==> flow/design.v <==
module tcp_parser (
    input  wire        clk,
    input  wire        rst,
    input  wire        ip_payload_valid,
    input  wire [7:0]  ip_payload_data,
    input  wire        ip_payload_start,    
    input  wire        ip_payload_end,      
    output wire [15:0] tcp_src_port,
    output wire [15:0] tcp_dst_port,
    output wire [31:0] tcp_seq_num,
    output wire [31:0] tcp_ack_num,
    output wire [3:0]  tcp_data_offset,
    output wire [7:0]  tcp_flags,
    output wire [15:0] tcp_window,
    output wire        tcp_flag_syn,
    output wire        tcp_flag_ack,
    output wire        tcp_flag_fin,
    output wire        tcp_flag_rst,
    output wire        tcp_flag_psh,
    output reg         tcp_payload_valid,
    output reg  [7:0]  tcp_payload_data,
    output reg         tcp_payload_start,
    output reg         tcp_payload_end,
    output reg         tcp_header_valid,
    output reg         tcp_parse_error
);
    localparam [2:0] IDLE         = 3'd0,
                     PARSE_HEADER = 3'd1,
                     SKIP_OPTIONS = 3'd2,
                     PAYLOAD      = 3'd3,
                     ERROR_STATE  = 3'd4;
    reg [2:0]  state;
    reg [5:0]  byte_cnt;
    reg [15:0] src_port_reg;
    reg [15:0] dst_port_reg;
    reg [31:0] seq_num_reg;
    reg [31:0] ack_num_reg;
    reg [3:0]  data_offset_reg;
    reg [7:0]  flags_reg;
    reg [15:0] window_reg;
    reg [5:0]  header_len;
    reg        header_done;
    reg        payload_active;
    always @(posedge clk) begin
        if (rst) begin
            state           <= IDLE;
            byte_cnt        <= 6'd0;
            src_port_reg    <= 16'd0;
            dst_port_reg    <= 16'd0;
            seq_num_reg     <= 32'd0;
            ack_num_reg     <= 32'd0;
            data_offset_reg <= 4'd0;
            flags_reg       <= 8'd0;
            window_reg      <= 16'd0;
            header_len      <= 6'd0;
            header_done     <= 1'b0;
            payload_active  <= 1'b0;
            tcp_header_valid  <= 1'b0;
            tcp_parse_error   <= 1'b0;
            tcp_payload_start <= 1'b0;
            tcp_payload_end   <= 1'b0;
            tcp_payload_valid <= 1'b0;
        end else begin
            tcp_header_valid  <= 1'b0;
            tcp_parse_error   <= 1'b0;
            tcp_payload_start <= 1'b0;
            tcp_payload_end   <= 1'b0;
            tcp_payload_valid <= 1'b0;
            case (state)
                IDLE: begin
                    header_done    <= 1'b0;
                    payload_active <= 1'b0;
                    if (ip_payload_start && ip_payload_valid) begin
                        src_port_reg[15:8] <= ip_payload_data;
                        byte_cnt <= 6'd1;
                        state <= PARSE_HEADER;
                    end
                end
                PARSE_HEADER: begin
                    if (ip_payload_valid) begin
                        case (byte_cnt)
                            6'd1:  src_port_reg[7:0]   <= ip_payload_data;
                            6'd2:  dst_port_reg[15:8]  <= ip_payload_data;
                            6'd3:  dst_port_reg[7:0]   <= ip_payload_data;
                            6'd4:  seq_num_reg[31:24]  <= ip_payload_data;
                            6'd5:  seq_num_reg[23:16]  <= ip_payload_data;
                            6'd6:  seq_num_reg[15:8]   <= ip_payload_data;
                            6'd7:  seq_num_reg[7:0]    <= ip_payload_data;
                            6'd8:  ack_num_reg[31:24]  <= ip_payload_data;
                            6'd9:  ack_num_reg[23:16]  <= ip_payload_data;
                            6'd10: ack_num_reg[15:8]   <= ip_payload_data;
                            6'd11: ack_num_reg[7:0]    <= ip_payload_data;
                            6'd12: begin
                                data_offset_reg <= ip_payload_data[7:4];
                                header_len <= {ip_payload_data[7:4], 2'b00};
                            end
                            6'd13: flags_reg          <= ip_payload_data;
                            6'd14: window_reg[15:8]   <= ip_payload_data;
                            6'd15: window_reg[7:0]    <= ip_payload_data;
                            6'd19: begin
                                if (header_len > 6'd20) begin
                                    state <= SKIP_OPTIONS;
                                end else begin
                                    header_done <= 1'b1;
                                    tcp_header_valid <= 1'b1;
                                    state <= PAYLOAD;
                                end
                            end
                            default: ;
                        endcase
                        byte_cnt <= byte_cnt + 6'd1;
                        if (ip_payload_end && byte_cnt < 6'd19) begin
                            tcp_parse_error <= 1'b1;
                            state <= ERROR_STATE;
                        end
                    end
                end
                SKIP_OPTIONS: begin
                    if (ip_payload_valid) begin
                        byte_cnt <= byte_cnt + 6'd1;
                        if (byte_cnt >= header_len - 6'd1) begin
                            header_done <= 1'b1;
                            tcp_header_valid <= 1'b1;
                            state <= PAYLOAD;
                        end
                        if (ip_payload_end && byte_cnt < header_len - 6'd1) begin
                            tcp_parse_error <= 1'b1;
                            state <= ERROR_STATE;
                        end
                    end
                end
                PAYLOAD: begin
                    if (ip_payload_valid) begin
                        tcp_payload_valid <= 1'b1;
                        tcp_payload_data <= ip_payload_data;
                        if (!payload_active) begin
                            tcp_payload_start <= 1'b1;
                            payload_active <= 1'b1;
                        end
                        if (ip_payload_end) begin
                            tcp_payload_end <= 1'b1;
                            payload_active <= 1'b0;
                            state <= IDLE;
                        end
                    end
                end
                ERROR_STATE: begin
                    if (ip_payload_end)
                        state <= IDLE;
                end
                default: state <= IDLE;
            endcase
            if (ip_payload_end && state != IDLE && state != PAYLOAD) begin
                tcp_parse_error <= 1'b1;
                state <= IDLE;
            end
        end
    end
    assign tcp_src_port    = src_port_reg;
    assign tcp_dst_port    = dst_port_reg;
    assign tcp_seq_num     = seq_num_reg;
    assign tcp_ack_num     = ack_num_reg;
    assign tcp_data_offset = data_offset_reg;
    assign tcp_flags       = flags_reg;
    assign tcp_window      = window_reg;
    assign tcp_flag_fin = flags_reg[0];
    assign tcp_flag_syn = flags_reg[1];
    assign tcp_flag_rst = flags_reg[2];
    assign tcp_flag_psh = flags_reg[3];
    assign tcp_flag_ack = flags_reg[4];
endmodule
module soupbintcp_handler (
    input  wire        clk,
    input  wire        rst,
    input  wire        tcp_payload_valid,
    input  wire [7:0]  tcp_payload_data,
    input  wire        tcp_payload_start,
    input  wire        tcp_payload_end,
    output reg         itch_msg_valid,
    output reg  [7:0]  itch_msg_data,
    output reg         itch_msg_start,
    output reg         itch_msg_end,
    output wire        session_active,
    output wire [63:0] session_sequence,
    output wire [7:0]  pkt_type,
    output reg         pkt_type_valid,
    output reg         pkt_heartbeat,
    output reg         pkt_login_accepted,
    output reg         pkt_login_rejected,
    output reg         pkt_end_session,
    output wire [31:0] seq_data_count,
    output wire [31:0] heartbeat_count,
    output reg         parse_error
);
    localparam [7:0] SOUP_DEBUG          = 8'h2B;   
    localparam [7:0] SOUP_LOGIN_ACCEPTED = 8'h41;   
    localparam [7:0] SOUP_HEARTBEAT      = 8'h48;   
    localparam [7:0] SOUP_LOGIN_REJECTED = 8'h4A;   
    localparam [7:0] SOUP_SEQ_DATA       = 8'h53;   
    localparam [7:0] SOUP_UNSEQ_DATA     = 8'h55;   
    localparam [7:0] SOUP_END_SESSION    = 8'h5A;   
    localparam [2:0] IDLE            = 3'd0,
                     READ_LENGTH_MSB = 3'd1,
                     READ_LENGTH_LSB = 3'd2,
                     READ_TYPE       = 3'd3,
                     READ_PAYLOAD    = 3'd4,
                     SKIP_PAYLOAD    = 3'd5,
                     ERROR_STATE     = 3'd6;
    reg [2:0]  state;
    reg [15:0] pkt_length;
    reg [7:0]  pkt_type_reg;
    reg [15:0] payload_cnt;
    reg [15:0] payload_len;      
    reg        session_active_reg;
    reg [63:0] session_seq_reg;
    reg [31:0] seq_data_cnt;
    reg [31:0] heartbeat_cnt;
    reg        is_seq_data;
    reg        first_payload;
    always @(posedge clk) begin
        if (rst) begin
            state              <= IDLE;
            pkt_length         <= 16'd0;
            pkt_type_reg       <= 8'd0;
            payload_cnt        <= 16'd0;
            payload_len        <= 16'd0;
            session_active_reg <= 1'b0;
            session_seq_reg    <= 64'd0;
            seq_data_cnt       <= 32'd0;
            heartbeat_cnt      <= 32'd0;
            is_seq_data        <= 1'b0;
            first_payload      <= 1'b0;
            itch_msg_valid     <= 1'b0;
            itch_msg_start     <= 1'b0;
            itch_msg_end       <= 1'b0;
            pkt_type_valid     <= 1'b0;
            pkt_heartbeat      <= 1'b0;
            pkt_login_accepted <= 1'b0;
            pkt_login_rejected <= 1'b0;
            pkt_end_session    <= 1'b0;
            parse_error        <= 1'b0;
        end else begin
            itch_msg_valid     <= 1'b0;
            itch_msg_start     <= 1'b0;
            itch_msg_end       <= 1'b0;
            pkt_type_valid     <= 1'b0;
            pkt_heartbeat      <= 1'b0;
            pkt_login_accepted <= 1'b0;
            pkt_login_rejected <= 1'b0;
            pkt_end_session    <= 1'b0;
            parse_error        <= 1'b0;
            case (state)
                IDLE: begin
                    is_seq_data   <= 1'b0;
                    first_payload <= 1'b0;
                    if (tcp_payload_start && tcp_payload_valid) begin
                        pkt_length[15:8] <= tcp_payload_data;
                        state <= READ_LENGTH_LSB;
                    end else if (tcp_payload_valid) begin
                        pkt_length[15:8] <= tcp_payload_data;
                        state <= READ_LENGTH_LSB;
                    end
                end
                READ_LENGTH_MSB: begin
                    if (tcp_payload_valid) begin
                        pkt_length[15:8] <= tcp_payload_data;
                        state <= READ_LENGTH_LSB;
                    end
                end
                READ_LENGTH_LSB: begin
                    if (tcp_payload_valid) begin
                        pkt_length[7:0] <= tcp_payload_data;
                        state <= READ_TYPE;
                    end
                end
                READ_TYPE: begin
                    if (tcp_payload_valid) begin
                        pkt_type_reg <= tcp_payload_data;
                        pkt_type_valid <= 1'b1;
                        payload_len <= pkt_length - 16'd1;
                        payload_cnt <= 16'd0;
                        case (tcp_payload_data)
                            SOUP_HEARTBEAT: begin
                                pkt_heartbeat <= 1'b1;
                                heartbeat_cnt <= heartbeat_cnt + 32'd1;
                                state <= IDLE;
                            end
                            SOUP_LOGIN_ACCEPTED: begin
                                pkt_login_accepted <= 1'b1;
                                session_active_reg <= 1'b1;
                                if (pkt_length > 16'd1) state <= SKIP_PAYLOAD;
                                else                    state <= IDLE;
                            end
                            SOUP_LOGIN_REJECTED: begin
                                pkt_login_rejected <= 1'b1;
                                session_active_reg <= 1'b0;
                                if (pkt_length > 16'd1) state <= SKIP_PAYLOAD;
                                else                    state <= IDLE;
                            end
                            SOUP_END_SESSION: begin
                                pkt_end_session <= 1'b1;
                                session_active_reg <= 1'b0;
                                state <= IDLE;
                            end
                            SOUP_SEQ_DATA: begin
                                is_seq_data <= 1'b1;
                                first_payload <= 1'b1;
                                seq_data_cnt <= seq_data_cnt + 32'd1;
                                session_seq_reg <= session_seq_reg + 64'd1;
                                if (pkt_length > 16'd1) state <= READ_PAYLOAD;
                                else                    state <= IDLE;
                            end
                            SOUP_UNSEQ_DATA: begin
                                if (pkt_length > 16'd1) state <= SKIP_PAYLOAD;
                                else                    state <= IDLE;
                            end
                            SOUP_DEBUG: begin
                                if (pkt_length > 16'd1) state <= SKIP_PAYLOAD;
                                else                    state <= IDLE;
                            end
                            default: begin
                                parse_error <= 1'b1;
                                if (pkt_length > 16'd1) state <= SKIP_PAYLOAD;
                                else                    state <= IDLE;
                            end
                        endcase
                    end
                end
                READ_PAYLOAD: begin
                    if (tcp_payload_valid) begin
                        itch_msg_valid <= 1'b1;
                        itch_msg_data <= tcp_payload_data;
                        if (first_payload) begin
                            itch_msg_start <= 1'b1;
                            first_payload <= 1'b0;
                        end
                        payload_cnt <= payload_cnt + 16'd1;
                        if (payload_cnt >= payload_len - 16'd1) begin
                            itch_msg_end <= 1'b1;
                            state <= IDLE;
                        end
                        if (tcp_payload_end) begin
                            if (payload_cnt < payload_len - 16'd1)
                                itch_msg_end <= 1'b1;
                            state <= IDLE;
                        end
                    end
                end
                SKIP_PAYLOAD: begin
                    if (tcp_payload_valid) begin
                        payload_cnt <= payload_cnt + 16'd1;
                        if (payload_cnt >= payload_len - 16'd1)
                            state <= IDLE;
                        if (tcp_payload_end)
                            state <= IDLE;
                    end
                end
                ERROR_STATE: begin
                    if (tcp_payload_end)
                        state <= IDLE;
                end
                default: state <= IDLE;
            endcase
            if (tcp_payload_end && state != IDLE) begin
                if (state == READ_PAYLOAD && is_seq_data)
                    itch_msg_end <= 1'b1;
                state <= IDLE;
            end
        end
    end
    assign session_active   = session_active_reg;
    assign session_sequence = session_seq_reg;
    assign pkt_type         = pkt_type_reg;
    assign seq_data_count   = seq_data_cnt;
    assign heartbeat_count  = heartbeat_cnt;
endmodule
module asx_itch_parser (
    input  wire        clk,
    input  wire        rst,
    input  wire        itch_msg_valid,
    input  wire [7:0]  itch_msg_data,
    input  wire        itch_msg_start,
    input  wire        itch_msg_end,
    output reg         msg_valid,
    output wire [7:0]  msg_type,
    output reg         msg_error,
    output wire [31:0] timestamp,
    output wire [63:0] order_id,
    output wire [31:0] orderbook_id,
    output wire        side,
    output reg         add_order_valid,
    output reg         add_order_start,
    output wire [63:0] quantity,
    output wire [31:0] price,
    output wire [15:0] order_attributes,
    output reg         order_executed_valid,
    output wire [63:0] exec_quantity,
    output wire [63:0] match_id,
    output wire [31:0] combo_group_id,
    output reg         order_cancel_valid,
    output wire [63:0] cancel_quantity,
    output reg         order_delete_valid,
    output reg         order_replace_valid,
    output wire [63:0] new_order_id,
    output wire [63:0] new_quantity,
    output wire [31:0] new_price,
    output reg         directory_valid,
    output wire [63:0] symbol,
    output wire [95:0] isin,
    output wire [7:0]  price_decimals,
    output wire [31:0] round_lot_size,
    output reg         system_event_valid,
    output wire [7:0]  event_code,
    output wire [31:0] total_messages,
    output wire [31:0] parse_errors
);
    localparam [2:0] IDLE        = 3'd0,
                     READ_TYPE   = 3'd1,
                     COUNT_BYTES = 3'd2,
                     COMPLETE    = 3'd3,
                     ERROR_STATE = 3'd4;
    localparam [7:0] ASX_MSG_TIMESTAMP         = 8'h54;   
    localparam [7:0] ASX_MSG_SYSTEM_EVENT      = 8'h53;   
    localparam [7:0] ASX_MSG_ORDER_BOOK_DIR    = 8'h52;   
    localparam [7:0] ASX_MSG_COMBINATION_LEG   = 8'h4D;   
    localparam [7:0] ASX_MSG_TICK_SIZE         = 8'h4C;   
    localparam [7:0] ASX_MSG_ORDER_BOOK_STATE  = 8'h4F;   
    localparam [7:0] ASX_MSG_ADD_ORDER         = 8'h41;   
    localparam [7:0] ASX_MSG_ADD_ORDER_ATTRIB  = 8'h46;   
    localparam [7:0] ASX_MSG_ORDER_EXECUTED    = 8'h45;   
    localparam [7:0] ASX_MSG_ORDER_EXEC_PRICE  = 8'h43;   
    localparam [7:0] ASX_MSG_ORDER_CANCEL      = 8'h58;   
    localparam [7:0] ASX_MSG_ORDER_DELETE      = 8'h44;   
    localparam [7:0] ASX_MSG_ORDER_REPLACE     = 8'h55;   
    localparam [7:0] ASX_MSG_TRADE             = 8'h50;   
    localparam [7:0] ASX_MSG_CROSS_TRADE       = 8'h51;   
    localparam [7:0] ASX_MSG_BROKEN_TRADE      = 8'h42;   
    function [7:0] get_asx_msg_length;
        input [7:0] t;
        begin
            case (t)
                ASX_MSG_TIMESTAMP:        get_asx_msg_length = 8'd5;
                ASX_MSG_SYSTEM_EVENT:     get_asx_msg_length = 8'd6;
                ASX_MSG_ORDER_BOOK_DIR:   get_asx_msg_length = 8'd57;
                ASX_MSG_COMBINATION_LEG:  get_asx_msg_length = 8'd21;
                ASX_MSG_TICK_SIZE:        get_asx_msg_length = 8'd22;
                ASX_MSG_ORDER_BOOK_STATE: get_asx_msg_length = 8'd10;
                ASX_MSG_ADD_ORDER:        get_asx_msg_length = 8'd39;
                ASX_MSG_ADD_ORDER_ATTRIB: get_asx_msg_length = 8'd40;
                ASX_MSG_ORDER_EXECUTED:   get_asx_msg_length = 8'd31;
                ASX_MSG_ORDER_EXEC_PRICE: get_asx_msg_length = 8'd40;
                ASX_MSG_ORDER_CANCEL:     get_asx_msg_length = 8'd19;
                ASX_MSG_ORDER_DELETE:     get_asx_msg_length = 8'd15;
                ASX_MSG_ORDER_REPLACE:    get_asx_msg_length = 8'd45;
                ASX_MSG_TRADE:            get_asx_msg_length = 8'd37;
                ASX_MSG_CROSS_TRADE:      get_asx_msg_length = 8'd41;
                ASX_MSG_BROKEN_TRADE:     get_asx_msg_length = 8'd15;
                default:                  get_asx_msg_length = 8'd0;
            endcase
        end
    endfunction
    reg [2:0]  state;
    reg [7:0]  current_msg_type;
    reg [7:0]  expected_length;
    reg [7:0]  byte_counter;
    reg [31:0] timestamp_reg;
    reg [63:0] order_id_reg;
    reg [31:0] orderbook_id_reg;
    reg        side_reg;
    reg [63:0] quantity_reg;
    reg [31:0] price_reg;
    reg [15:0] order_attributes_reg;
    reg [63:0] exec_quantity_reg;
    reg [7:0]  event_code_reg;
    reg [31:0] msg_counter;
    reg [31:0] error_counter;
    wire [7:0] new_len = get_asx_msg_length(itch_msg_data);
    wire [8:0] byte_counter_p1 = {1'b0, byte_counter} + 9'd1;
    wire       last_byte       = byte_counter_p1 >= {1'b0, expected_length};
    always @(posedge clk) begin
        if (rst) begin
            state                <= IDLE;
            current_msg_type     <= 8'd0;
            expected_length      <= 8'd0;
            byte_counter         <= 8'd0;
            msg_counter          <= 32'd0;
            error_counter        <= 32'd0;
            msg_valid            <= 1'b0;
            msg_error            <= 1'b0;
            add_order_valid      <= 1'b0;
            add_order_start      <= 1'b0;
            order_executed_valid <= 1'b0;
            order_cancel_valid   <= 1'b0;
            order_delete_valid   <= 1'b0;
            order_replace_valid  <= 1'b0;
            directory_valid      <= 1'b0;
            system_event_valid   <= 1'b0;
        end else begin
            msg_valid            <= 1'b0;
            msg_error            <= 1'b0;
            add_order_valid      <= 1'b0;
            add_order_start      <= 1'b0;
            order_executed_valid <= 1'b0;
            order_cancel_valid   <= 1'b0;
            order_delete_valid   <= 1'b0;
            order_replace_valid  <= 1'b0;
            directory_valid      <= 1'b0;
            system_event_valid   <= 1'b0;
            case (state)
                IDLE: begin
                    if (itch_msg_start && itch_msg_valid) begin
                        current_msg_type <= itch_msg_data;
                        expected_length  <= new_len;
                        byte_counter     <= 8'd1;
                        if (itch_msg_data == ASX_MSG_ADD_ORDER)
                            add_order_start <= 1'b1;
                        if (new_len == 8'd0)
                            state <= ERROR_STATE;
                        else
                            state <= COUNT_BYTES;
                    end
                end
                READ_TYPE: begin
                    state <= IDLE;
                end
                COUNT_BYTES: begin
                    if (itch_msg_valid) begin
                        if (current_msg_type == ASX_MSG_ADD_ORDER) begin
                            case (byte_counter)
                            8'd1: timestamp_reg[31:24] <= itch_msg_data;
                            8'd2: timestamp_reg[23:16] <= itch_msg_data;
                            8'd3: timestamp_reg[15:8] <= itch_msg_data;
                            8'd4: timestamp_reg[7:0] <= itch_msg_data;
                            8'd5: order_id_reg[63:56] <= itch_msg_data;
                            8'd6: order_id_reg[55:48] <= itch_msg_data;
                            8'd7: order_id_reg[47:40] <= itch_msg_data;
                            8'd8: order_id_reg[39:32] <= itch_msg_data;
                            8'd9: order_id_reg[31:24] <= itch_msg_data;
                            8'd10: order_id_reg[23:16] <= itch_msg_data;
                            8'd11: order_id_reg[15:8] <= itch_msg_data;
                            8'd12: order_id_reg[7:0] <= itch_msg_data;
                            8'd13: orderbook_id_reg[31:24] <= itch_msg_data;
                            8'd14: orderbook_id_reg[23:16] <= itch_msg_data;
                            8'd15: orderbook_id_reg[15:8] <= itch_msg_data;
                            8'd16: orderbook_id_reg[7:0] <= itch_msg_data;
                            8'd17: side_reg <= (itch_msg_data == 8'h42);
                            8'd18: quantity_reg[63:56] <= itch_msg_data;
                            8'd19: quantity_reg[55:48] <= itch_msg_data;
                            8'd20: quantity_reg[47:40] <= itch_msg_data;
                            8'd21: quantity_reg[39:32] <= itch_msg_data;
                            8'd22: quantity_reg[31:24] <= itch_msg_data;
                            8'd23: quantity_reg[23:16] <= itch_msg_data;
                            8'd24: quantity_reg[15:8] <= itch_msg_data;
                            8'd25: quantity_reg[7:0] <= itch_msg_data;
                            8'd26: price_reg[31:24] <= itch_msg_data;
                            8'd27: price_reg[23:16] <= itch_msg_data;
                            8'd28: price_reg[15:8] <= itch_msg_data;
                            8'd29: price_reg[7:0] <= itch_msg_data;
                            8'd30: order_attributes_reg[15:8] <= itch_msg_data;
                            8'd31: order_attributes_reg[7:0] <= itch_msg_data;
                            default: ;
                            endcase
                        end else if (current_msg_type == ASX_MSG_ORDER_EXECUTED) begin
                            case (byte_counter)
                            8'd1: timestamp_reg[31:24] <= itch_msg_data;
                            8'd2: timestamp_reg[23:16] <= itch_msg_data;
                            8'd3: timestamp_reg[15:8] <= itch_msg_data;
                            8'd4: timestamp_reg[7:0] <= itch_msg_data;
                            8'd5: order_id_reg[63:56] <= itch_msg_data;
                            8'd6: order_id_reg[55:48] <= itch_msg_data;
                            8'd7: order_id_reg[47:40] <= itch_msg_data;
                            8'd8: order_id_reg[39:32] <= itch_msg_data;
                            8'd9: order_id_reg[31:24] <= itch_msg_data;
                            8'd10: order_id_reg[23:16] <= itch_msg_data;
                            8'd11: order_id_reg[15:8] <= itch_msg_data;
                            8'd12: order_id_reg[7:0] <= itch_msg_data;
                            8'd13: orderbook_id_reg[31:24] <= itch_msg_data;
                            8'd14: orderbook_id_reg[23:16] <= itch_msg_data;
                            8'd15: orderbook_id_reg[15:8] <= itch_msg_data;
                            8'd16: orderbook_id_reg[7:0] <= itch_msg_data;
                            8'd17: side_reg <= (itch_msg_data == 8'h42);
                            8'd18: exec_quantity_reg[63:56] <= itch_msg_data;
                            8'd19: exec_quantity_reg[55:48] <= itch_msg_data;
                            8'd20: exec_quantity_reg[47:40] <= itch_msg_data;
                            8'd21: exec_quantity_reg[39:32] <= itch_msg_data;
                            8'd22: exec_quantity_reg[31:24] <= itch_msg_data;
                            8'd23: exec_quantity_reg[23:16] <= itch_msg_data;
                            8'd24: exec_quantity_reg[15:8] <= itch_msg_data;
                            8'd25: exec_quantity_reg[7:0] <= itch_msg_data;
                            default: ;
                            endcase
                        end else if (current_msg_type == ASX_MSG_ORDER_DELETE) begin
                            case (byte_counter)
                            8'd1: timestamp_reg[31:24] <= itch_msg_data;
                            8'd2: timestamp_reg[23:16] <= itch_msg_data;
                            8'd3: timestamp_reg[15:8] <= itch_msg_data;
                            8'd4: timestamp_reg[7:0] <= itch_msg_data;
                            8'd5: order_id_reg[63:56] <= itch_msg_data;
                            8'd6: order_id_reg[55:48] <= itch_msg_data;
                            8'd7: order_id_reg[47:40] <= itch_msg_data;
                            8'd8: order_id_reg[39:32] <= itch_msg_data;
                            8'd9: order_id_reg[31:24] <= itch_msg_data;
                            8'd10: order_id_reg[23:16] <= itch_msg_data;
                            8'd11: order_id_reg[15:8] <= itch_msg_data;
                            8'd12: order_id_reg[7:0] <= itch_msg_data;
                            8'd13: orderbook_id_reg[31:24] <= itch_msg_data;
                            8'd14: orderbook_id_reg[23:16] <= itch_msg_data;
                            default: ;
                            endcase
                        end else if (current_msg_type == ASX_MSG_SYSTEM_EVENT) begin
                            case (byte_counter)
                            8'd1: timestamp_reg[31:24] <= itch_msg_data;
                            8'd2: timestamp_reg[23:16] <= itch_msg_data;
                            8'd3: timestamp_reg[15:8] <= itch_msg_data;
                            8'd4: timestamp_reg[7:0] <= itch_msg_data;
                            8'd5: event_code_reg <= itch_msg_data;
                            default: ;
                            endcase
                        end
                        if (last_byte)
                            state <= COMPLETE;
                        byte_counter <= byte_counter + 8'd1;
                        if (itch_msg_end) begin
                            if (!last_byte)
                                state <= ERROR_STATE;
                            else
                                state <= COMPLETE;
                        end
                    end
                end
                COMPLETE: begin
                    msg_counter <= msg_counter + 32'd1;
                    msg_valid <= 1'b1;
                    case (current_msg_type)
                        ASX_MSG_ADD_ORDER:      add_order_valid <= 1'b1;
                        ASX_MSG_ORDER_EXECUTED: order_executed_valid <= 1'b1;
                        ASX_MSG_ORDER_CANCEL:   order_cancel_valid <= 1'b1;
                        ASX_MSG_ORDER_DELETE:   order_delete_valid <= 1'b1;
                        ASX_MSG_ORDER_REPLACE:  order_replace_valid <= 1'b1;
                        ASX_MSG_ORDER_BOOK_DIR: directory_valid <= 1'b1;
                        ASX_MSG_SYSTEM_EVENT:   system_event_valid <= 1'b1;
                        default: ;
                    endcase
                    state <= IDLE;
                end
                ERROR_STATE: begin
                    msg_error <= 1'b1;
                    error_counter <= error_counter + 32'd1;
                    state <= IDLE;
                end
                default: state <= IDLE;
            endcase
        end
    end
    assign msg_type         = current_msg_type;
    assign timestamp        = timestamp_reg;
    assign order_id         = order_id_reg;
    assign orderbook_id     = orderbook_id_reg;
    assign side             = side_reg;
    assign quantity         = quantity_reg;
    assign price            = price_reg;
    assign order_attributes = order_attributes_reg;
    assign exec_quantity    = exec_quantity_reg;
    assign match_id         = 64'd0;
    assign combo_group_id   = 32'd0;
    assign cancel_quantity  = 64'd0;
    assign new_order_id     = 64'd0;
    assign new_quantity     = 64'd0;
    assign new_price        = 32'd0;
    assign symbol           = 64'd0;
    assign isin             = 96'd0;
    assign price_decimals   = 8'd0;
    assign round_lot_size   = 32'd0;
    assign event_code       = event_code_reg;
    assign total_messages   = msg_counter;
    assign parse_errors     = error_counter;
endmodule
module asx_soupbintcp_itch (
    input  wire        clk,
    input  wire        rst,
    input  wire        ip_payload_valid,
    input  wire [7:0]  ip_payload_data,
    input  wire        ip_payload_start,
    input  wire        ip_payload_end,
    output wire [15:0] tcp_src_port,
    output wire [15:0] tcp_dst_port,
    output wire [31:0] tcp_seq_num,
    output wire [31:0] tcp_ack_num,
    output wire [3:0] tcp_data_offset,
    output wire [7:0] tcp_flags,
    output wire [15:0] tcp_window,
    output wire tcp_flag_syn,
    output wire tcp_flag_ack,
    output wire tcp_flag_fin,
    output wire tcp_flag_rst,
    output wire tcp_flag_psh,
    output wire tcp_header_valid,
    output wire tcp_parse_error,
    output wire session_active,
    output wire [63:0] session_sequence,
    output wire [7:0] pkt_type,
    output wire pkt_type_valid,
    output wire pkt_heartbeat,
    output wire pkt_login_accepted,
    output wire pkt_login_rejected,
    output wire pkt_end_session,
    output wire [31:0] seq_data_count,
    output wire [31:0] heartbeat_count,
    output wire parse_error,
    output wire msg_valid,
    output wire [7:0] msg_type,
    output wire msg_error,
    output wire [31:0] timestamp,
    output wire [63:0] order_id,
    output wire [31:0] orderbook_id,
    output wire side,
    output wire add_order_valid,
    output wire add_order_start,
    output wire [63:0] quantity,
    output wire [31:0] price,
    output wire [15:0] order_attributes,
    output wire order_executed_valid,
    output wire [63:0] exec_quantity,
    output wire order_cancel_valid,
    output wire order_delete_valid,
    output wire order_replace_valid,
    output wire directory_valid,
    output wire system_event_valid,
    output wire [7:0] event_code,
    output wire [31:0] total_messages,
    output wire [31:0] parse_errors
);
    wire       tcp_payload_valid;
    wire [7:0] tcp_payload_data;
    wire       tcp_payload_start;
    wire       tcp_payload_end;
    wire       itch_tcp_valid;
    wire [7:0] itch_tcp_data;
    wire       itch_tcp_start;
    wire       itch_tcp_end;
    wire [63:0] unused_match_id;
    wire [31:0] unused_combo_group_id;
    wire [63:0] unused_cancel_quantity;
    wire [63:0] unused_new_order_id;
    wire [63:0] unused_new_quantity;
    wire [31:0] unused_new_price;
    wire [63:0] unused_symbol;
    wire [95:0] unused_isin;
    wire [7:0] unused_price_decimals;
    wire [31:0] unused_round_lot_size;
    tcp_parser tcp_parser_inst (
        .clk               (clk),
        .rst               (rst),
        .ip_payload_valid  (ip_payload_valid),
        .ip_payload_data   (ip_payload_data),
        .ip_payload_start  (ip_payload_start),
        .ip_payload_end    (ip_payload_end),
        .tcp_src_port      (tcp_src_port),
        .tcp_dst_port      (tcp_dst_port),
        .tcp_seq_num       (tcp_seq_num),
        .tcp_ack_num       (tcp_ack_num),
        .tcp_data_offset   (tcp_data_offset),
        .tcp_flags         (tcp_flags),
        .tcp_window        (tcp_window),
        .tcp_flag_syn      (tcp_flag_syn),
        .tcp_flag_ack      (tcp_flag_ack),
        .tcp_flag_fin      (tcp_flag_fin),
        .tcp_flag_rst      (tcp_flag_rst),
        .tcp_flag_psh      (tcp_flag_psh),
        .tcp_header_valid  (tcp_header_valid),
        .tcp_parse_error   (tcp_parse_error),
        .tcp_payload_valid (tcp_payload_valid),
        .tcp_payload_data  (tcp_payload_data),
        .tcp_payload_start (tcp_payload_start),
        .tcp_payload_end   (tcp_payload_end)
    );
    soupbintcp_handler soupbintcp_inst (
        .clk                (clk),
        .rst                (rst),
        .tcp_payload_valid  (tcp_payload_valid),
        .tcp_payload_data   (tcp_payload_data),
        .tcp_payload_start  (tcp_payload_start),
        .tcp_payload_end    (tcp_payload_end),
        .itch_msg_valid     (itch_tcp_valid),
        .itch_msg_data      (itch_tcp_data),
        .itch_msg_start     (itch_tcp_start),
        .itch_msg_end       (itch_tcp_end),
        .session_active     (session_active),
        .session_sequence   (session_sequence),
        .pkt_type           (pkt_type),
        .pkt_type_valid     (pkt_type_valid),
        .pkt_heartbeat      (pkt_heartbeat),
        .pkt_login_accepted (pkt_login_accepted),
        .pkt_login_rejected (pkt_login_rejected),
        .pkt_end_session    (pkt_end_session),
        .seq_data_count     (seq_data_count),
        .heartbeat_count    (heartbeat_count),
        .parse_error        (parse_error)
    );
    asx_itch_parser asx_itch_inst (
        .clk                  (clk),
        .rst                  (rst),
        .itch_msg_valid       (itch_tcp_valid),
        .itch_msg_data        (itch_tcp_data),
        .itch_msg_start       (itch_tcp_start),
        .itch_msg_end         (itch_tcp_end),
        .msg_valid            (msg_valid),
        .msg_type             (msg_type),
        .msg_error            (msg_error),
        .timestamp            (timestamp),
        .order_id             (order_id),
        .orderbook_id         (orderbook_id),
        .side                 (side),
        .add_order_valid      (add_order_valid),
        .add_order_start      (add_order_start),
        .quantity             (quantity),
        .price                (price),
        .order_attributes     (order_attributes),
        .order_executed_valid (order_executed_valid),
        .exec_quantity        (exec_quantity),
        .order_cancel_valid   (order_cancel_valid),
        .order_delete_valid   (order_delete_valid),
        .order_replace_valid  (order_replace_valid),
        .directory_valid      (directory_valid),
        .system_event_valid   (system_event_valid),
        .event_code           (event_code),
        .total_messages       (total_messages),
        .parse_errors         (parse_errors),
        .match_id             (unused_match_id),
        .combo_group_id       (unused_combo_group_id),
        .cancel_quantity      (unused_cancel_quantity),
        .new_order_id         (unused_new_order_id),
        .new_quantity         (unused_new_quantity),
        .new_price            (unused_new_price),
        .symbol               (unused_symbol),
        .isin                 (unused_isin),
        .price_decimals       (unused_price_decimals),
        .round_lot_size       (unused_round_lot_size)
    );
endmodule
Tool chain data of asx_soupbintcp_itch

What the tools print for asx_soupbintcp_itch, step after step.
Line numbers count from 1 in the design file above.
The mark -- stands for no value.

Top module: asx_soupbintcp_itch
Clock input: clk
Standard-cell library: sky130hd
Corner: tt_025C_1v80

Word-level counts

Source: Yosys, flattened and elaborated, memories not mapped. Widths are those after wreduce. Registers that Yosys merges into a memory's read port (data or address) are not register bits. Print and check cells do not count.

Register bits after elaboration: 768
Output and inout port bits: 669

$add $sub $neg: 12
Magnitude comparators: 8
Eq/ne operators: 108
Multiplexer cells: 160
Bitwise gates (word level): 12
Reductions and logical operators: 102

Operators by type and width:

| kind                                                                              | count |
| 8-bit two-way mux                                                                 | 70 |
| 8-bit by 7-bit == test with 1-bit output (second input constant)                  | 29 |
| 32-bit by 1-bit adder with 32-bit output (second input constant)                  | 4 |
| 8-bit by 5-bit == test with 1-bit output (second input constant)                  | 16 |
| 6-bit parallel mux with 14-bit select                                             | 1 |
| 3-bit AND reduction                                                               | 25 |
| 5-bit AND reduction                                                               | 15 |
| 3-bit two-way mux                                                                 | 25 |
| 64-bit by 1-bit adder with 64-bit output (second input constant)                  | 1 |
| 8-bit by 4-bit == test with 1-bit output (second input constant)                  | 8 |
| 6-bit AND reduction                                                               | 9 |
| 6-bit by 4-bit == test with 1-bit output (second input constant)                  | 8 |
| 1-bit two-way mux                                                                 | 46 |
| 16-bit by 1-bit subtractor with 16-bit output (second input constant)             | 2 |
| 8-bit by 3-bit == test with 1-bit output (second input constant)                  | 4 |
| 16-bit parallel mux with 2-bit select                                             | 1 |
| 8-bit parallel mux with 2-bit select                                              | 2 |
| 16-bit two-way mux                                                                | 2 |
| 2-bit OR reduction                                                                | 12 |
| 6-bit by 3-bit == test with 1-bit output (second input constant)                  | 4 |
| 2-bit inequality test (second input constant)                                     | 9 |
| 3-bit by 2-bit == test with 1-bit output (second input constant)                  | 6 |
| 3-bit nonzero test                                                                | 6 |
| 3-bit parallel mux with 6-bit select                                              | 1 |
| 16-bit by 1-bit adder with 16-bit output (second input constant)                  | 1 |
| 16-bit by 1-bit greater-than comparator with 1-bit output (second input constant) | 1 |
| 16-bit greater-or-equal comparator                                                | 1 |
| 16-bit less-than comparator                                                       | 1 |

Other operator kinds: 37; their cells: 92.

Longest topological paths

Yosys ltp: most cells in a row. Word level: on the elaborated netlist, between registers, memories and ports. Mapped: between sequential cells and ports; inverters and the memories' decode and read muxes count.

Depth after elaboration: 9
ABC_AREA: 0
Gate-level depth with buffers: 13
Depth with buffers taken out: 13

Synthesis result

Source: synth_stat.txt of the flow (Yosys; design flattened, memories mapped). It holds for the ABC_AREA given above (unset counts as 0); a run with the other value may have another netlist.

Cells by type:

| cell                      | count | total area (µm²) |
| sky130_fd_sc_hd__edfxtp_1 | 329   | 9.88E+03 |
| sky130_fd_sc_hd__dfxtp_1  | 436   | 8.73E+03 |
| sky130_fd_sc_hd__nor2_1   | 350   | 1313.76 |
| sky130_fd_sc_hd__nand2_1  | 286   | 1073.53 |
| sky130_fd_sc_hd__xnor2_1  | 115   | 1.01E+03 |
| sky130_fd_sc_hd__a21oi_1  | 178   | 890.854 |
| sky130_fd_sc_hd__nand3_1  | 154   | 770.739 |
| sky130_fd_sc_hd__xor2_1   | 81    | 709.43 |
| sky130_fd_sc_hd__mux2i_1  | 57    | 570.547 |
| sky130_fd_sc_hd__ha_1     | 45    | 563.04 |
| sky130_fd_sc_hd__clkbuf_1 | 124   | 465.446 |
| sky130_fd_sc_hd__nor3_1   | 80    | 400.384 |
| sky130_fd_sc_hd__nand4_1  | 61    | 381.616 |
| sky130_fd_sc_hd__o21ai_0  | 61    | 305.293 |
| sky130_fd_sc_hd__nor4_1   | 42    | 262.752 |
| sky130_fd_sc_hd__or3_1    | 41    | 256.496 |
| sky130_fd_sc_hd__inv_1    | 68    | 255.245 |
| sky130_fd_sc_hd__and3_1   | 31    | 193.936 |

Not listed: further types 51, cells in them 212.

Cell count: 2751
Cell area after synthesis: 0.0296584 mm²
Sequential part of the area: 0.0186078 mm²
Flip-flop cells: 765

By module: a second synthesis without flattening, with its own total; a netlist apart from the flattened one above.

Cells (unflattened synthesis): 3373
Area (unflattened synthesis): 0.0345569 mm²

Each row is one instance without its submodules.

By module:

| module              | times used | cells | area (mm²) |
| asx_itch_parser     | 1          | 1481  | 0.0184377 |
| soupbintcp_handler  | 1          | 1225  | 0.0103024 |
| tcp_parser          | 1          | 667   | 0.0058168 |
| asx_soupbintcp_itch | 1          | 0     | 0 |

Timing after synthesis

Path of least setup slack by OpenSTA after synthesis, without wires, with an ideal clock, recovery checks aside; 20% of the period is set as input and as output delay. Where synthesis merged equal registers, the netlist keeps one of their names.

Path type: input port to flip-flop
Start: in rst
End: reg asx_itch_inst.price_reg[24]
Clock period: 5.0 ns
External input delay: 1.000 ns
Setup time: 0.370 ns
Time at the first pin: 1.000 ns
Arrival: 2.503 ns
Setup slack: 2.127 ns
Delay of the path: 1.873 ns
Stages on the path: 6
Buffers on the path: 1
Synthesis period reached: 2.873 ns

"delay of the path" is the arrival time less input delay plus setup time.
"stages on the path" counts driving pins, that of a launching flip-flop among them; a cell with two outputs on the path counts twice.
"synthesis period reached" = period - worst setup slack (recovery checks aside). The figure is calculated, with input and output delays left at 20% of the set period.
Between the ends stands the longest chain of elaborated cells between them, by number of cells; it is not shown to be the way that was timed. Of several equally long chains one is given.
Each line given opens the expression or statement behind the cell; cells for indexed reads and writes are added by Yosys, which also makes memories of some case tables.

Cells stage by stage: sky130_fd_sc_hd__nand2b_1 -> sky130_fd_sc_hd__nor4_1 -> sky130_fd_sc_hd__nand2_1 -> sky130_fd_sc_hd__or3_1 -> sky130_fd_sc_hd__clkbuf_1 -> sky130_fd_sc_hd__nor2_1
Cells in the longest elaborated chain: 2
Elaborated cells between the ends (all ways): 2
Classes of those cells: logic (1); reduce/logical (1)

Ends and longest elaborated chain, after synthesis:

| element             | RTL line | text |
| from (decl)         | 680      | `input  wire        rst,` |
| 1-bit NOT           | --       |  |
| 5-bit AND reduction | --       |  |
| to (assign)         | 555      | `8'd26: price_reg[31:24] <= itch_msg_data;` |
| to (decl)           | 471      | `reg [31:0] price_reg;` |

Worst path after layout

Path of least setup slack in the final report of job 1 (OpenROAD, finished layout, wires in). Where an end is a register, its clock arrival counts in the times.

Path type: flip-flop to flip-flop
Start: reg asx_itch_inst.current_msg_type[1]
End: reg asx_itch_inst.exec_quantity_reg[44]
Clock period: 4.06 ns
Setup time: 0.37 ns
Time at the first pin: 0.61 ns
Arrival: 3.63 ns
Setup slack: 0.67 ns
Stages on the path: 7
Buffers on the path: 0

Between the ends stands the longest chain of elaborated cells between them, by number of cells; it is not shown to be the way that was timed. Of several equally long chains one is given.

Cells stage by stage: sky130_fd_sc_hd__dfxtp_1 -> sky130_fd_sc_hd__or4b_2 -> sky130_fd_sc_hd__nor3_1 -> sky130_fd_sc_hd__nand2_1 -> sky130_fd_sc_hd__nor2_1 -> sky130_fd_sc_hd__nand2_1 -> sky130_fd_sc_hd__nor2_1
Cells in the longest elaborated chain: 3
Elaborated cells between the ends (all ways): 4
Classes of those cells: eq/ne (2); logic (1); reduce/logical (1)

Ends and longest elaborated chain, after layout:

| element                                  | RTL line | text |
| from (decl)                              | 463      | `reg [7:0]  current_msg_type;` |
| from (assign)                            | 483      | `current_msg_type     <= 8'd0;` |
| from (assign)                            | 512      | `current_msg_type <= itch_msg_data;` |
| 8-bit by 7-bit == test with 1-bit output | 528      | `if (current_msg_type == ASX_MSG_ADD_ORDER) begin` |
| 1-bit NOT                                | --       |  |
| 6-bit AND reduction                      | --       |  |
| to (assign)                              | 584      | `8'd20: exec_quantity_reg[47:40] <= itch_msg_data;` |
| to (decl)                                | 473      | `reg [63:0] exec_quantity_reg;` |

## Implementation results

Module asx_soupbintcp_itch, platform sky130hd: 3 stored runs of the flow (Yosys, OpenROAD) with differing settings, in no particular order. Input and output delays are each 20% of the period that was set; the output load is 0.01 pF.
"period reached" means the clock period less the worst setup slack. The figure is calculated, with input and output delays left at 20% of the set period.
"time of the worst setup path" = time allowed to the worst setup path (clock period - input delay - output delay, where it has them) - its slack; a late launch clock adds to it, a late capture clock takes from it.

## Job 1

==> flow/run.sh <==
#!/bin/bash
# the make line also repeats the synthesis and layout settings of config.mk as NAME=value (left out here)
make -C /OpenROAD-flow-scripts/flow DESIGN_CONFIG=/design/flow/config.mk WORK_HOME=/design/flow/orfs CLKGATE_MAP_FILE= finish
==> flow/config.mk <==
export PLATFORM = sky130hd
export DESIGN_NAME = asx_soupbintcp_itch
export DESIGN_NICKNAME = asx_soupbintcp_itch
export VERILOG_FILES = /design/flow/design.v
export SDC_FILE = /design/flow/constraint.sdc
export NUM_CORES = 4
export LEC_CHECK = 0
export ABC_AREA = 0
export CAP_MARGIN = 20
export CORE_ASPECT_RATIO = 1.31
export CORE_MARGIN = 3
export CORE_UTILIZATION = 57
export GPL_ROUTABILITY_DRIVEN = 0
export GPL_TIMING_DRIVEN = 1
export MIN_ROUTING_LAYER = met1
export PLACE_DENSITY_LB_ADDON = 0.25
export SLEW_MARGIN = 20
export TNS_END_PERCENT = 15
==> flow/constraint.sdc <==
create_clock -name core_clock -period 4.06 [get_ports {clk}]
set_input_delay 0.8120 -clock core_clock [delete_from_list [all_inputs] [get_ports {clk}]]
set_output_delay 0.8120 -clock core_clock [all_outputs]
set_load 0.01 [all_outputs]

| result of job 1 | value |
|---|---|
| Yosys chip area after synthesis | 0.0296584 mm² |
| die footprint | 0.0548302 mm² |
| utilization after layout | 76.7% |
| smallest setup slack | 0.668 ns |
| sum of negative setup slack | 0.000 ns |
| smallest hold slack | 0.453 ns |
| period reached | 3.392 ns |
| time of the worst setup path | 3.39 ns |
| type of the worst setup path | flip-flop to flip-flop |

## Job 2

==> flow/run.sh <==
#!/bin/bash
# the make line also repeats the synthesis and layout settings of config.mk as NAME=value (left out here)
make -C /OpenROAD-flow-scripts/flow DESIGN_CONFIG=/design/flow/config.mk WORK_HOME=/design/flow/orfs CLKGATE_MAP_FILE= finish
==> flow/config.mk <==
export PLATFORM = sky130hd
export DESIGN_NAME = asx_soupbintcp_itch
export DESIGN_NICKNAME = asx_soupbintcp_itch
export VERILOG_FILES = /design/flow/design.v
export SDC_FILE = /design/flow/constraint.sdc
export NUM_CORES = 4
export LEC_CHECK = 0
export ABC_AREA = 1
export CAP_MARGIN = 20
export CELL_PAD_IN_SITES_DETAIL_PLACEMENT = 1
export CELL_PAD_IN_SITES_GLOBAL_PLACEMENT = 3
export CORE_ASPECT_RATIO = 1.76
export CORE_MARGIN = 2
export CORE_UTILIZATION = 40
export CTS_CLUSTER_DIAMETER = 174
export GPL_ROUTABILITY_DRIVEN = 0
export GPL_TIMING_DRIVEN = 0
export PLACE_DENSITY_LB_ADDON = 0.21
export SETUP_SLACK_MARGIN = -0.43
export SLEW_MARGIN = 20
export TNS_END_PERCENT = 80
==> flow/constraint.sdc <==
create_clock -name core_clock -period 5.0 [get_ports {clk}]
set_input_delay 1.0000 -clock core_clock [delete_from_list [all_inputs] [get_ports {clk}]]
set_output_delay 1.0000 -clock core_clock [all_outputs]
set_load 0.01 [all_outputs]

Job 2: unfinished; error FLW-0024 in placement

## Job 3

==> flow/run.sh <==
#!/bin/bash
# the make line also repeats the synthesis and layout settings of config.mk as NAME=value (left out here)
make -C /OpenROAD-flow-scripts/flow DESIGN_CONFIG=/design/flow/config.mk WORK_HOME=/design/flow/orfs CLKGATE_MAP_FILE= finish
==> flow/config.mk <==
export PLATFORM = sky130hd
export DESIGN_NAME = asx_soupbintcp_itch
export DESIGN_NICKNAME = asx_soupbintcp_itch
export VERILOG_FILES = /design/flow/design.v
export SDC_FILE = /design/flow/constraint.sdc
export NUM_CORES = 4
export LEC_CHECK = 0
export ABC_AREA = 1
export CAP_MARGIN = 40
export CELL_PAD_IN_SITES_DETAIL_PLACEMENT = 1
export CORE_ASPECT_RATIO = 1.54
export CORE_MARGIN = 3
export CORE_UTILIZATION = 52
export CTS_CLUSTER_DIAMETER = 326
export GPL_ROUTABILITY_DRIVEN = 1
export GPL_TIMING_DRIVEN = 1
export HOLD_SLACK_MARGIN = 0.12
export MAX_ROUTING_LAYER = met4
export MIN_ROUTING_LAYER = met2
export SLEW_MARGIN = 25
export TNS_END_PERCENT = 60
==> flow/constraint.sdc <==
create_clock -name core_clock -period 2.94 [get_ports {clk}]
set_input_delay 0.5880 -clock core_clock [delete_from_list [all_inputs] [get_ports {clk}]]
set_output_delay 0.5880 -clock core_clock [all_outputs]
set_load 0.01 [all_outputs]

Job 3: unfinished; error GRT-0116 in routing
